==> flow/design.v <==
module regfile #(
    parameter width = 16, 
    parameter num_regs = 16, 
    parameter num_inputs = 4,
    parameter total_inputs = num_inputs + num_inputs)(
    input wire clk,
    input wire reset,
    input wire ren,
    output reg [(total_inputs+1)*width-1:0] r_data,
    output reg r_data_vld,
    input wire wen1,
    input wire [num_inputs*width-1:0] w_data1,
    output reg wr_ack1,
    input wire wen2,
    input wire [num_inputs*width-1:0] w_data2,
    output reg wr_ack2,
    input wire wen3,
    input wire [width-1:0] w_data3,
    output reg wr_ack3
);
    reg [width-1:0] registers [0:num_regs-1];
    always @(*) begin
        if (ren) begin
            for (int i = 0; i <= total_inputs; i += 1 ) begin
                r_data[i*width +: width] = registers[i];  
            end
            r_data_vld = 1'b1;
        end else begin
            for (int i = 0; i <= total_inputs; i += 1) begin
                r_data[i*width +: width] = {width{1'b0}};  
            end
            r_data_vld = 1'b0;
        end
    end
    always @(posedge clk) begin
        wr_ack1 <= 1'b0;
        wr_ack2 <= 1'b0;
        wr_ack3 <= 1'b0;
        if (reset) begin
            for (int i = 0; i < num_regs; i = i + 1) begin
                registers[i] <= {width{1'b0}};
            end
        end else if (!ren) begin
            if (wen1) begin
                for (int i = 0; i < num_inputs; i += 1) begin
                    registers[i] <= w_data1[i*width +: width]; 
                end
                wr_ack1 <= 1'b1;
            end
            if (wen2) begin
                for (int i = 0; i < num_inputs; i += 1) begin
                    registers[i + num_inputs] <= w_data2[i*width +: width]; 
                end
                wr_ack2 <= 1'b1;
            end
            if (wen3) begin
                registers[total_inputs] <= w_data3;
                wr_ack3 <= 1'b1;
            end
        end
    end
endmodule
`timescale 1ns/1ps
module mem #(
    parameter width = 16,
    parameter num_regs = 16,
    parameter num_inputs = 4,
    parameter total_inputs = num_inputs + num_inputs
) (
    input wire clk,
    input wire reset,
    input wire on_off,  
    input wire write_en1,  
    output reg write_rdy1,
    input wire [num_inputs*width-1:0] w_data_in1,
    output wire write_ack1,
    input wire write_en2,  
    output reg write_rdy2,
    input wire [num_inputs*width-1:0] w_data_in2,
    output wire write_ack2,
    input wire write_en3,  
    output reg write_rdy3,
    input wire [width-1:0] w_data_in3,
    output wire write_ack3,
    output wire [width-1:0] config_in,
    output wire [total_inputs*width-1:0] adder_inputs,
    output wire on_off_vector_fu,  
    output wire r_data_vld
);
    reg write_reg_en1, write_reg_en2, write_reg_en3;
    wire [(total_inputs+1)*width-1:0] r_data_out;
    wire read_reg_en, writing;
    wire write_ack_wire1, write_ack_wire2, write_ack_wire3;
    always @(posedge clk) begin
        if (reset) begin
            write_reg_en1 <= 0;
            write_reg_en2 <= 0;
            write_reg_en3 <= 0;
            write_rdy1 <= 1'b1;
            write_rdy2 <= 1'b1;
            write_rdy3 <= 1'b1;
        end else begin
            write_reg_en1 <= 0;
            write_reg_en2 <= 0;
            write_reg_en3 <= 0;
            if (!on_off) begin
                write_rdy1 <= (!write_en1) ? 1'b1 : 1'b0;
                write_rdy2 <= (!write_en2) ? 1'b1 : 1'b0;
                write_rdy3 <= (!write_en3) ? 1'b1 : 1'b0;
                if (write_en1 && !write_ack1) 
                    write_reg_en1 <= 1;
                if (write_en2 && !write_ack2) 
                    write_reg_en2 <= 1;
                if (write_en3 && !write_ack3) 
                    write_reg_en3 <= 1;
            end else begin
                write_rdy1 <= 1'b0;
                write_rdy2 <= 1'b0;
                write_rdy3 <= 1'b0;
            end
        end
    end
    assign writing = (write_en1 || write_en2 || write_en3);
    assign write_ack1 = write_ack_wire1;
    assign write_ack2 = write_ack_wire2;
    assign write_ack3 = write_ack_wire3;
    assign on_off_vector_fu = on_off && !writing;
    assign read_reg_en = on_off_vector_fu;
    assign config_in = r_data_out[total_inputs*width +: width];
    genvar i;
    generate
        for (i = 0; i < total_inputs; i = i + 1) begin
            assign adder_inputs[i*width +: width] = r_data_out[i*width +: width];
        end
    endgenerate
    regfile #(
        .width(width),
        .num_regs(num_regs),
        .num_inputs(num_inputs)
    ) regfile1 (
        .clk(clk),
        .reset(reset),
        .ren(read_reg_en),
        .r_data(r_data_out),
        .r_data_vld(r_data_vld),
        .wen1(write_reg_en1),
        .w_data1(w_data_in1),
        .wr_ack1(write_ack_wire1),
        .wen2(write_reg_en2),
        .w_data2(w_data_in2),
        .wr_ack2(write_ack_wire2),
        .wen3(write_reg_en3),
        .w_data3(w_data_in3),
        .wr_ack3(write_ack_wire3)
    );
endmodule
module half_adder #(parameter width = 16) (
    input wire clk,
    input wire reset,
    input wire [width-1:0] a,
    input wire [width-1:0] b,
    output reg [width-1:0] c,
    output reg carry_out,
    output reg ack,
    input wire on_off
);
    always @(posedge clk) begin
        if (reset || !on_off) begin
            c <= {width{1'b0}};
            carry_out <= 1'b0;
            ack <= 1'b0;
        end else begin
            {carry_out, c} = a + b;
            ack <= 1'b1;
        end
    end
endmodule
module full_adder #(parameter width = 16) (
    input wire clk,
    input wire reset,
    input wire [width-1:0] a,
    input wire [width-1:0] b,
    input wire carry_in,
    output reg [width-1:0] c,
    output reg carry_out,
    output reg ack,
    input wire carry_listen,
    input wire on_off
);
    always @(posedge clk) begin
        if (reset || !on_off) begin
            c <= {width{1'b0}};
            carry_out <= 1'b0;
            ack <= 1'b0;
        end else begin
            if (carry_listen) begin
                {carry_out, c} = a + b + carry_in;
                ack <= 1'b1;
            end else begin
                {carry_out, c} = a + b;
                ack <= 1'b1;
            end
        end
    end
endmodule
`timescale 1ns/1ps
module adder_fu #(
    parameter width = 16,
    parameter num_inputs = 4,
    parameter total_inputs = num_inputs + num_inputs
) (
    input wire clk,
    input wire reset,
    input wire [total_inputs*width-1:0] inputs,
    input wire on_off,
    input wire [15:0] config_in,
    output wire [num_inputs*width-1:0] outputs,
    output wire [3:0] dest_info,
    output wire ack
);
    wire carry1, carry2, carry3, carry4;
    wire ack1, ack2, ack3, ack4;
    reg a1_on_off, a2_on_off, a3_on_off, a4_on_off;
    wire [1:0] adder_config;
    assign adder_config = config_in[1:0];
    assign dest_info = config_in[5:2];
    always @(posedge clk) begin
        if (reset) begin
            a1_on_off <= 1'b0;
            a2_on_off <= 1'b0;
            a3_on_off <= 1'b0;
            a4_on_off <= 1'b0;
        end else if (on_off) begin
            case (adder_config)
                2'd0: begin  
                    a1_on_off <= 1'b1;
                    a2_on_off <= 1'b1;
                    a3_on_off <= 1'b1;
                    a4_on_off <= 1'b1;
                end
                2'd1: begin  
                    a1_on_off <= 1'b1;
                    a2_on_off <= a1_on_off;
                    a3_on_off <= 1'b1;
                    a4_on_off <= a3_on_off;
                end
                2'd3: begin  
                    a1_on_off <= 1'b1;
                    a2_on_off <= a1_on_off;
                    a3_on_off <= a2_on_off;
                    a4_on_off <= a3_on_off;
                end
                default: begin
                    a1_on_off <= 1'b0;
                    a2_on_off <= 1'b0;
                    a3_on_off <= 1'b0;
                    a4_on_off <= 1'b0;
                end
            endcase
        end else begin
                a1_on_off <= 1'b0;
                a2_on_off <= 1'b0;
                a3_on_off <= 1'b0;
                a4_on_off <= 1'b0;
        end
    end
    assign ack = ack4;
    half_adder #( .width(width) ) adder1 (
        .clk(clk),
        .reset(reset),
        .a(inputs[0*width +: width]),
        .b(inputs[4*width +: width]),
        .c(outputs[0*width +: width]),
        .carry_out(carry1),
        .ack(ack1),
        .on_off(a1_on_off)
    );
    full_adder #( .width(width) ) adder2 (
        .clk(clk),
        .reset(reset),
        .a(inputs[1*width +: width]),
        .b(inputs[5*width +: width]),
        .c(outputs[1*width +: width]),
        .carry_in(carry1),
        .carry_out(carry2),
        .carry_listen(config_in[0]),
        .on_off(a2_on_off),
        .ack(ack2)
    );
    full_adder #( .width(width) ) adder3 (
        .clk(clk),    
        .reset(reset),
        .a(inputs[2*width +: width]),
        .b(inputs[6*width +: width]),
        .c(outputs[2*width +: width]),
        .carry_in(carry2),
        .carry_out(carry3),
        .carry_listen(config_in[1]),
        .on_off(a3_on_off),
        .ack(ack3)
    );
    full_adder #( .width(width) ) adder4 (
        .clk(clk),
        .reset(reset),
        .a(inputs[3*width +: width]),
        .b(inputs[7*width +: width]),
        .c(outputs[3*width +: width]),
        .carry_in(carry3),
        .carry_out(carry4),
        .carry_listen(config_in[0]),
        .on_off(a4_on_off),
        .ack(ack4)
    );
endmodule
`timescale 1ns/1ps
module v_tile #(
    parameter width = 16,  
    parameter num_inputs = 4,  
    parameter num_regs = 16,  
    parameter total_inputs = num_inputs + num_inputs  
) (
    input wire clk,
    input wire reset,
    input wire on_off,  
    input wire write_en1,  
    output wire write_rdy1,
    input wire [num_inputs*width-1:0] w_data_in1,  
    output wire write_ack1,
    input wire write_en2,  
    output wire write_rdy2,
    input wire [num_inputs*width-1:0] w_data_in2,  
    output wire write_ack2,
    input wire write_en3,  
    output wire write_rdy3,
    input wire [width-1:0] w_data_in3,
    output wire write_ack3,
    output wire [num_inputs*width-1:0] adder_outputs,  
    output wire [3:0] dest_info,
    output wire adder_ack
);
    wire [total_inputs*width-1:0] adder_inputs;
    wire on_off_vector_fu;
    wire [15:0] config_in;
    mem #(
        .width(width),
        .num_regs(num_regs),
        .num_inputs(num_inputs)
    ) mem_inst (
        .clk(clk),
        .reset(reset),
        .on_off(on_off),
        .write_en1(write_en1),
        .write_rdy1(write_rdy1),
        .w_data_in1(w_data_in1),
        .write_ack1(write_ack1),
        .write_en2(write_en2),
        .write_rdy2(write_rdy2),
        .w_data_in2(w_data_in2),
        .write_ack2(write_ack2),
        .write_en3(write_en3),
        .write_rdy3(write_rdy3),
        .w_data_in3(w_data_in3),
        .write_ack3(write_ack3),
        .config_in(config_in),
        .adder_inputs(adder_inputs),
        .on_off_vector_fu(on_off_vector_fu)
    );
    adder_fu #(
        .width(width),
        .num_inputs(num_inputs)
    ) adder_fu_inst (
        .clk(clk),
        .reset(reset),
        .inputs(adder_inputs),  
        .on_off(on_off_vector_fu),  
        .config_in(config_in),
        .outputs(adder_outputs),
        .dest_info(dest_info),
        .ack(adder_ack)
    );
endmodule
# Tool chain data of v_tile
# Each step is given for the RTL above and for the edited RTL.
# Lines under "orig" count in the file above, lines under "edited" in the edited file.
# "delta": "edited" minus "orig" as printed here. "rel_change_pct": 100 x difference / "orig".
# Operators: Yosys type, input widths -> output width; for muxes data width and select width s.
# A cell with n/a has no value.
dict set report design {
  top_module {v_tile}
  clock_port {clk}
  cell_library {sky130hd}
  corner {tt_025C_1v80}
}

# Edit of the RTL
# Unified diff, file above to edited file.
# This change comes from a script, not from a designer. No optimisation was intended, and the edited design may behave differently.
# begin of diff
@@ -317,5 +317,5 @@
     parameter width = 16,  
     parameter num_inputs = 4,  
-    parameter num_regs = 16,  
+    parameter num_regs = 8,  
     parameter total_inputs = num_inputs + num_inputs  
 ) (
# end of diff

# After elaboration
# Counts by Yosys on the flattened word-level netlist (proc, flatten, opt, wreduce). Print and check cells are left out. Cells with the same type and inputs are merged into one.
# item orig edited delta rel_change_pct
set word_totals {}
lappend word_totals {ff_bits 215 209 -6 -2.79}
lappend word_totals {latchBits 0 0 0 n/a}
lappend word_totals {ramBits 0 0 0 n/a}
lappend word_totals {romBits 0 0 0 n/a}
lappend word_totals {clocked_rd_ports_x_width 0 0 0 n/a}
lappend word_totals {mem_count 0 0 0 n/a}
lappend word_totals {inputBits 150 150 0 0.00}
lappend word_totals {output_inout_bits 75 75 0 0.00}
lappend word_totals {wordCells 97 95 -2 -2.06}
# item orig edited delta rel_change_pct
set op_classes {}
lappend op_classes {add_sub_neg 7 7 0 0.00}
lappend op_classes {multipliers 0 0 0 n/a}
lappend op_classes {div_mod_pow 0 0 0 n/a}
lappend op_classes {cmp 0 0 0 n/a}
lappend op_classes {eq_ne 2 2 0 0.00}
lappend op_classes {shifts 0 0 0 n/a}
lappend op_classes {muxes 29 29 0 0.00}
lappend op_classes {logic 1 1 0 0.00}
lappend op_classes {n_reduce_logical 28 27 -1 -3.57}
# cell orig edited delta rel_change_pct
set op_table {}
lappend op_table {{$reduce_and 2->1} 3 2 -1 -33.33}
# Operator kinds equal on both sides are left out: 18.

# Logic depth
# Yosys ltp: most cells in a row. Word level: on the elaborated netlist, between registers, memories and ports. Mapped: between sequential cells and ports; inverters and the memories' decode and read muxes count.
# item orig edited delta rel_change_pct
set depth {}
lappend depth {ltp_word 8 8 0 0.00}
lappend depth {ABC_AREA 0 0 n/a n/a}
lappend depth {depth_mapped 15 12 -3 -20.00}
lappend depth {mapped_depth_nobuf 13 10 -3 -23.08}

# Netlist
# Source: synth_stat.txt of the flow (Yosys; design flattened, memories mapped). It holds for the ABC_AREA given above (unset counts as 0); a run with the other value may have another netlist.
# cell orig edited delta rel_change_pct
set by_type {}
lappend by_type {sky130_fd_sc_hd__clkbuf_1 69 34 -35 -50.72}
lappend by_type {sky130_fd_sc_hd__buf_6 0 25 25 n/a}
lappend by_type {sky130_fd_sc_hd__nand2_1 316 292 -24 -7.59}
lappend by_type {sky130_fd_sc_hd__nor3_1 33 9 -24 -72.73}
lappend by_type {sky130_fd_sc_hd__nor2_1 88 71 -17 -19.32}
lappend by_type {sky130_fd_sc_hd__nand3_1 31 15 -16 -51.61}
lappend by_type {sky130_fd_sc_hd__inv_1 23 8 -15 -65.22}
lappend by_type {sky130_fd_sc_hd__dfxtp_1 215 203 -12 -5.58}
lappend by_type {sky130_fd_sc_hd__and2_1 140 130 -10 -7.14}
lappend by_type {sky130_fd_sc_hd__ha_1 69 60 -9 -13.04}
lappend by_type {sky130_fd_sc_hd__xor2_1 32 23 -9 -28.12}
lappend by_type {sky130_fd_sc_hd__a21o_1 25 16 -9 -36.00}
lappend by_type {sky130_fd_sc_hd__xnor2_1 31 23 -8 -25.81}
lappend by_type {sky130_fd_sc_hd__o21a_1 14 6 -8 -57.14}
lappend by_type {sky130_fd_sc_hd__a21oi_1 185 179 -6 -3.24}
lappend by_type {sky130_fd_sc_hd__nor2b_1 11 5 -6 -54.55}
lappend by_type {sky130_fd_sc_hd__and3_1 8 2 -6 -75.00}
lappend by_type {sky130_fd_sc_hd__a211oi_1 12 7 -5 -41.67}
# Cell types equal on both sides are left out: 5.
# The list need not be complete.
# item orig edited delta rel_change_pct
set synth_totals {}
lappend synth_totals {cells 1483 1243 -240 -16.18}
lappend synth_totals {mapped_area_um2 11639.9 10105.9 -1534.0 -13.18}
lappend synth_totals {ff_cells 215 203 -12 -5.58}
lappend synth_totals {buffers 74 75 1 1.35}
# The figures by module come from a second, unflattened synthesis with its own total; it is not the netlist above.
# item orig edited delta rel_change_pct
set unflattened {}
lappend unflattened {hier_cells 1601 1528 -73 -4.56}
lappend unflattened {area_unflattened_um2 14171.1 13411.6 -759.5 -5.36}
# Rows give one instance, submodules left out.
# mod n_inst cells area_um2 seq_area_um2
set modules_orig {}
lappend modules_orig {regfile 1 824 7586.0 2942.8}
lappend modules_orig {{full_adder #(width=16)} 3 200 1652.8 360.3}
lappend modules_orig {{half_adder #(width=16)} 1 146 1285.0 360.3}
lappend modules_orig {mem 1 13 183.9 120.1}
lappend modules_orig {adder_fu 1 18 157.7 80.1}
lappend modules_orig {v_tile 1 0 0.0 0.0}
# mod n_inst cells area_um2 seq_area_um2
set modules_edited {}
lappend modules_edited {regfile 1 751 6826.5 2622.5}
lappend modules_edited {{full_adder #(width=16)} 3 200 1652.8 360.3}
lappend modules_edited {{half_adder #(width=16)} 1 146 1285.0 360.3}
lappend modules_edited {mem 1 13 183.9 120.1}
lappend modules_edited {adder_fu 1 18 157.7 80.1}
lappend modules_edited {v_tile 1 0 0.0 0.0}

# Path before layout
# Path of least setup slack by OpenSTA after synthesis, without wires, with an ideal clock, recovery checks aside; 20% of the period is set as input and as output delay. Where synthesis merged equal registers, the netlist keeps one of their names.
# item orig edited delta rel_change_pct
set synth_path {}
lappend synth_path {path_kind {input to register} {input to register} n/a n/a}
lappend synth_path {from {in write_en3} {in write_en2} n/a n/a}
lappend synth_path {to {reg adder_fu_inst.adder3.carry_out} {reg adder_fu_inst.adder4.c[14]} n/a n/a}
lappend synth_path {clock_period_ns 4.5 4.5 0.0 0.00}
lappend synth_path {input_delay_ns 0.900 0.900 0.000 0.00}
lappend synth_path {arrival_ns 4.250 3.434 -0.816 -19.20}
lappend synth_path {path_slack_ns 0.126 0.938 0.812 n/a}
lappend synth_path {path_delay_ns 3.473 2.662 -0.811 -23.35}
lappend synth_path {stages 14 12 -2 -14.29}
lappend synth_path {path_buffers 3 3 0 0.00}
lappend synth_path {period_less_setup_slack_ns 4.374 3.562 -0.812 -18.56}
# "path_delay_ns" = arrival - input delay + setup time.
# "stages": output pins that drive a net of the path, with the launching flip-flop's if there is one; two outputs of one cell count as two.
# "period_less_setup_slack_ns" is the clock period less the worst setup slack; recovery checks do not enter. This is arithmetic on one report: input and output delays are still those of the set period (20% each).
# The rows between start and end are the longest chain of elaborated cells between them; the timing report does not say that the signal goes this way. Where chains are equally long, one stands for them.
# A line is the first line of the expression or statement that the cell stems from. Yosys adds cells for indexed reads and writes and turns some case tables into memories.
dict set report synth_via_orig {
  cell_sequence {sky130_fd_sc_hd__nor4b_2 -> sky130_fd_sc_hd__buf_2 -> sky130_fd_sc_hd__clkbuf_1 -> sky130_fd_sc_hd__clkbuf_1 -> sky130_fd_sc_hd__and2_1 -> sky130_fd_sc_hd__ha_1 -> sky130_fd_sc_hd__a211o_1 -> sky130_fd_sc_hd__a211o_1 -> sky130_fd_sc_hd__a2111oi_1 -> sky130_fd_sc_hd__a211oi_1 -> sky130_fd_sc_hd__a31oi_4 -> sky130_fd_sc_hd__nand2_1 -> sky130_fd_sc_hd__nor4_2 -> sky130_fd_sc_hd__mux2_1}
  elab_chain_cells 7
}
# item line
set synth_rtl_orig {}
lappend synth_rtl_orig {{from (decl)} 333} ;# input wire write_en3,
lappend synth_rtl_orig {{$logic_or 1x1->1} 123} ;# assign writing = (write_en1 || write_en2 || write_en3);
lappend synth_rtl_orig {{$logic_not 1->1} 127} ;# assign on_off_vector_fu = on_off && !writing;
lappend synth_rtl_orig {{$logic_and 1x1->1} 127}
lappend synth_rtl_orig {{$mux 16} 23} ;# if (ren) begin
lappend synth_rtl_orig {{$add 16x16->17} 197} ;# {carry_out, c} = a + b + carry_in;
lappend synth_rtl_orig {{$add 17x1->17} 197}
lappend synth_rtl_orig {{$mux 17} 196} ;# if (carry_listen) begin
lappend synth_rtl_orig {{to (assign)} 193} ;# carry_out <= 1'b0;
lappend synth_rtl_orig {{to (decl)} 185} ;# output reg carry_out,
dict set report synth_via_edited {
  cell_sequence {sky130_fd_sc_hd__nor4b_2 -> sky130_fd_sc_hd__buf_2 -> sky130_fd_sc_hd__clkbuf_1 -> sky130_fd_sc_hd__and2_1 -> sky130_fd_sc_hd__ha_1 -> sky130_fd_sc_hd__buf_6 -> sky130_fd_sc_hd__and3_4 -> sky130_fd_sc_hd__a221o_1 -> sky130_fd_sc_hd__a2111oi_2 -> sky130_fd_sc_hd__o22ai_1 -> sky130_fd_sc_hd__xnor2_1 -> sky130_fd_sc_hd__nor2_1}
  elab_chain_cells 8
}
# item line
set synth_rtl_edited {}
lappend synth_rtl_edited {{from (decl)} 329} ;# input wire write_en2,
lappend synth_rtl_edited {{$logic_or 1x1->1 (2 in a row)} 123} ;# assign writing = (write_en1 || write_en2 || write_en3);
lappend synth_rtl_edited {{$logic_not 1->1} 127} ;# assign on_off_vector_fu = on_off && !writing;
lappend synth_rtl_edited {{$logic_and 1x1->1} 127}
lappend synth_rtl_edited {{$mux 16} 23} ;# if (ren) begin
lappend synth_rtl_edited {{$add 16x16->16} 197} ;# {carry_out, c} = a + b + carry_in;
lappend synth_rtl_edited {{$add 16x1->16} 197}
lappend synth_rtl_edited {{$mux 16} 196} ;# if (carry_listen) begin
lappend synth_rtl_edited {{to (assign)} 192} ;# c <= {width{1'b0}};
lappend synth_rtl_edited {{to (decl)} 184} ;# output reg [width-1:0] c,

# Timing after layout
# From the final timing report of the runs of pair A: the path of least setup slack in the routed layout; clock arrival at registers is part of the times.
# item orig edited delta rel_change_pct
set layout_path {}
lappend layout_path {path_kind {input to register} {input to register} n/a n/a}
lappend layout_path {from {in write_en2} {in write_en2} n/a n/a}
lappend layout_path {to {reg adder_fu_inst.adder4.c[15]} {reg adder_fu_inst.adder3.c[14]} n/a n/a}
lappend layout_path {clock_period_ns 4.5 4.5 0.0 0.00}
lappend layout_path {input_delay_ns 0.90 0.90 0.00 0.00}
lappend layout_path {arrival_ns 4.67 4.06 -0.61 -13.06}
lappend layout_path {path_slack_ns 0.24 0.89 0.65 n/a}
lappend layout_path {stages 15 12 -3 -20.00}
lappend layout_path {path_buffers 4 3 -1 -25.00}
# The rows between start and end are the longest chain of elaborated cells between them; the timing report does not say that the signal goes this way. Where chains are equally long, one stands for them.
dict set report layout_via_orig {
  cell_sequence {sky130_fd_sc_hd__clkdlybuf4s50_1 -> sky130_fd_sc_hd__nor4b_4 -> sky130_fd_sc_hd__buf_12 -> sky130_fd_sc_hd__buf_4 -> sky130_fd_sc_hd__and2_1 -> sky130_fd_sc_hd__ha_1 -> sky130_fd_sc_hd__fa_1 -> sky130_fd_sc_hd__a211oi_2 -> sky130_fd_sc_hd__o211ai_1 -> sky130_fd_sc_hd__a31oi_1 -> sky130_fd_sc_hd__o21ai_1 -> sky130_fd_sc_hd__a2111oi_0 -> sky130_fd_sc_hd__a311oi_1 -> sky130_fd_sc_hd__buf_4 -> sky130_fd_sc_hd__o41ai_1}
  elab_chain_cells 8
}
# item line
set layout_rtl_orig {}
lappend layout_rtl_orig {{from (decl)} 329} ;# input wire write_en2,
lappend layout_rtl_orig {{$logic_or 1x1->1 (2 in a row)} 123} ;# assign writing = (write_en1 || write_en2 || write_en3);
lappend layout_rtl_orig {{$logic_not 1->1} 127} ;# assign on_off_vector_fu = on_off && !writing;
lappend layout_rtl_orig {{$logic_and 1x1->1} 127}
lappend layout_rtl_orig {{$mux 16} 23} ;# if (ren) begin
lappend layout_rtl_orig {{$add 16x16->16} 197} ;# {carry_out, c} = a + b + carry_in;
lappend layout_rtl_orig {{$add 16x1->16} 197}
lappend layout_rtl_orig {{$mux 16} 196} ;# if (carry_listen) begin
lappend layout_rtl_orig {{to (assign)} 192} ;# c <= {width{1'b0}};
lappend layout_rtl_orig {{to (decl)} 184} ;# output reg [width-1:0] c,
dict set report layout_via_edited {
  cell_sequence {sky130_fd_sc_hd__clkdlybuf4s50_1 -> sky130_fd_sc_hd__nor4b_4 -> sky130_fd_sc_hd__buf_12 -> sky130_fd_sc_hd__buf_4 -> sky130_fd_sc_hd__and2_1 -> sky130_fd_sc_hd__ha_1 -> sky130_fd_sc_hd__a21oi_1 -> sky130_fd_sc_hd__nor2_1 -> sky130_fd_sc_hd__a211oi_1 -> sky130_fd_sc_hd__a21oi_1 -> sky130_fd_sc_hd__a211oi_1 -> sky130_fd_sc_hd__mux2i_1}
  elab_chain_cells 8
}
# item line
set layout_rtl_edited {}
lappend layout_rtl_edited {{from (decl)} 329} ;# input wire write_en2,
lappend layout_rtl_edited {{$logic_or 1x1->1 (2 in a row)} 123} ;# assign writing = (write_en1 || write_en2 || write_en3);
lappend layout_rtl_edited {{$logic_not 1->1} 127} ;# assign on_off_vector_fu = on_off && !writing;
lappend layout_rtl_edited {{$logic_and 1x1->1} 127}
lappend layout_rtl_edited {{$mux 16} 23} ;# if (ren) begin
lappend layout_rtl_edited {{$add 16x16->17} 197} ;# {carry_out, c} = a + b + carry_in;
lappend layout_rtl_edited {{$add 17x1->17} 197}
lappend layout_rtl_edited {{$mux 17} 196} ;# if (carry_listen) begin
lappend layout_rtl_edited {{to (assign)} 192} ;# c <= {width{1'b0}};
lappend layout_rtl_edited {{to (decl)} 184} ;# output reg [width-1:0] c,

# Layout results
# Runs of the flow (Yosys, OpenROAD) on both versions; the two runs of a pair have the same settings. The constraints put input and output delay at 20% of the set period each and load the outputs with 0.01 pF.
dict set report settings_pair_A {
  CORE_UTILIZATION 40
  period_ns 4.5
  CAP_MARGIN 20
  CORE_MARGIN 2
  SLEW_MARGIN 20
}
# item orig edited delta rel_change_pct
set measured_pair_A {}
lappend measured_pair_A {synth_area_um2 11639.9 10105.9 -1534.0 -13.18}
lappend measured_pair_A {design.die.area_um2 30479.9 26552.7 -3927.2 -12.88}
lappend measured_pair_A {stdcell_area_um2 16244.3 13110.1 -3134.2 -19.29}
lappend measured_pair_A {final_setup_ws_ns 0.236 0.885 0.649 n/a}
lappend measured_pair_A {setup_tns_ns 0.000 0.000 0.000 n/a}
lappend measured_pair_A {hold_ws_ns 0.440 0.416 -0.024 n/a}
lappend measured_pair_A {clock_period_reached_ns 4.264 3.615 -0.649 -15.22}
dict set report settings_pair_B {
  CAP_MARGIN 0
  CELL_PAD_IN_SITES_GLOBAL_PLACEMENT 0
  CORE_UTILIZATION 26
  CTS_CLUSTER_SIZE 23
  MAX_ROUTING_LAYER {met4}
  MIN_ROUTING_LAYER {met1}
  PLACE_DENSITY_LB_ADDON 0.21
  SETUP_SLACK_MARGIN -0.4
  period_ns 6.64
  CORE_MARGIN 2
  SLEW_MARGIN 20
}
# item orig edited delta rel_change_pct
set measured_pair_B {}
lappend measured_pair_B {synth_area_um2 11639.9 10105.9 -1534.0 -13.18}
lappend measured_pair_B {design.die.area_um2 46476.9 40461.3 -6015.6 -12.94}
lappend measured_pair_B {stdcell_area_um2 15183.3 13196.4 -1986.9 -13.09}
lappend measured_pair_B {final_setup_ws_ns 1.187 1.960 0.773 n/a}
lappend measured_pair_B {setup_tns_ns 0.000 0.000 0.000 n/a}
lappend measured_pair_B {hold_ws_ns 0.427 0.423 -0.004 n/a}
lappend measured_pair_B {clock_period_reached_ns 5.453 4.680 -0.773 -14.18}
# "clock_period_reached_ns": clock period set for the run, less the worst setup slack. It is reckoned from that one timing run; input and output delays stay at 20% of the period that was set.
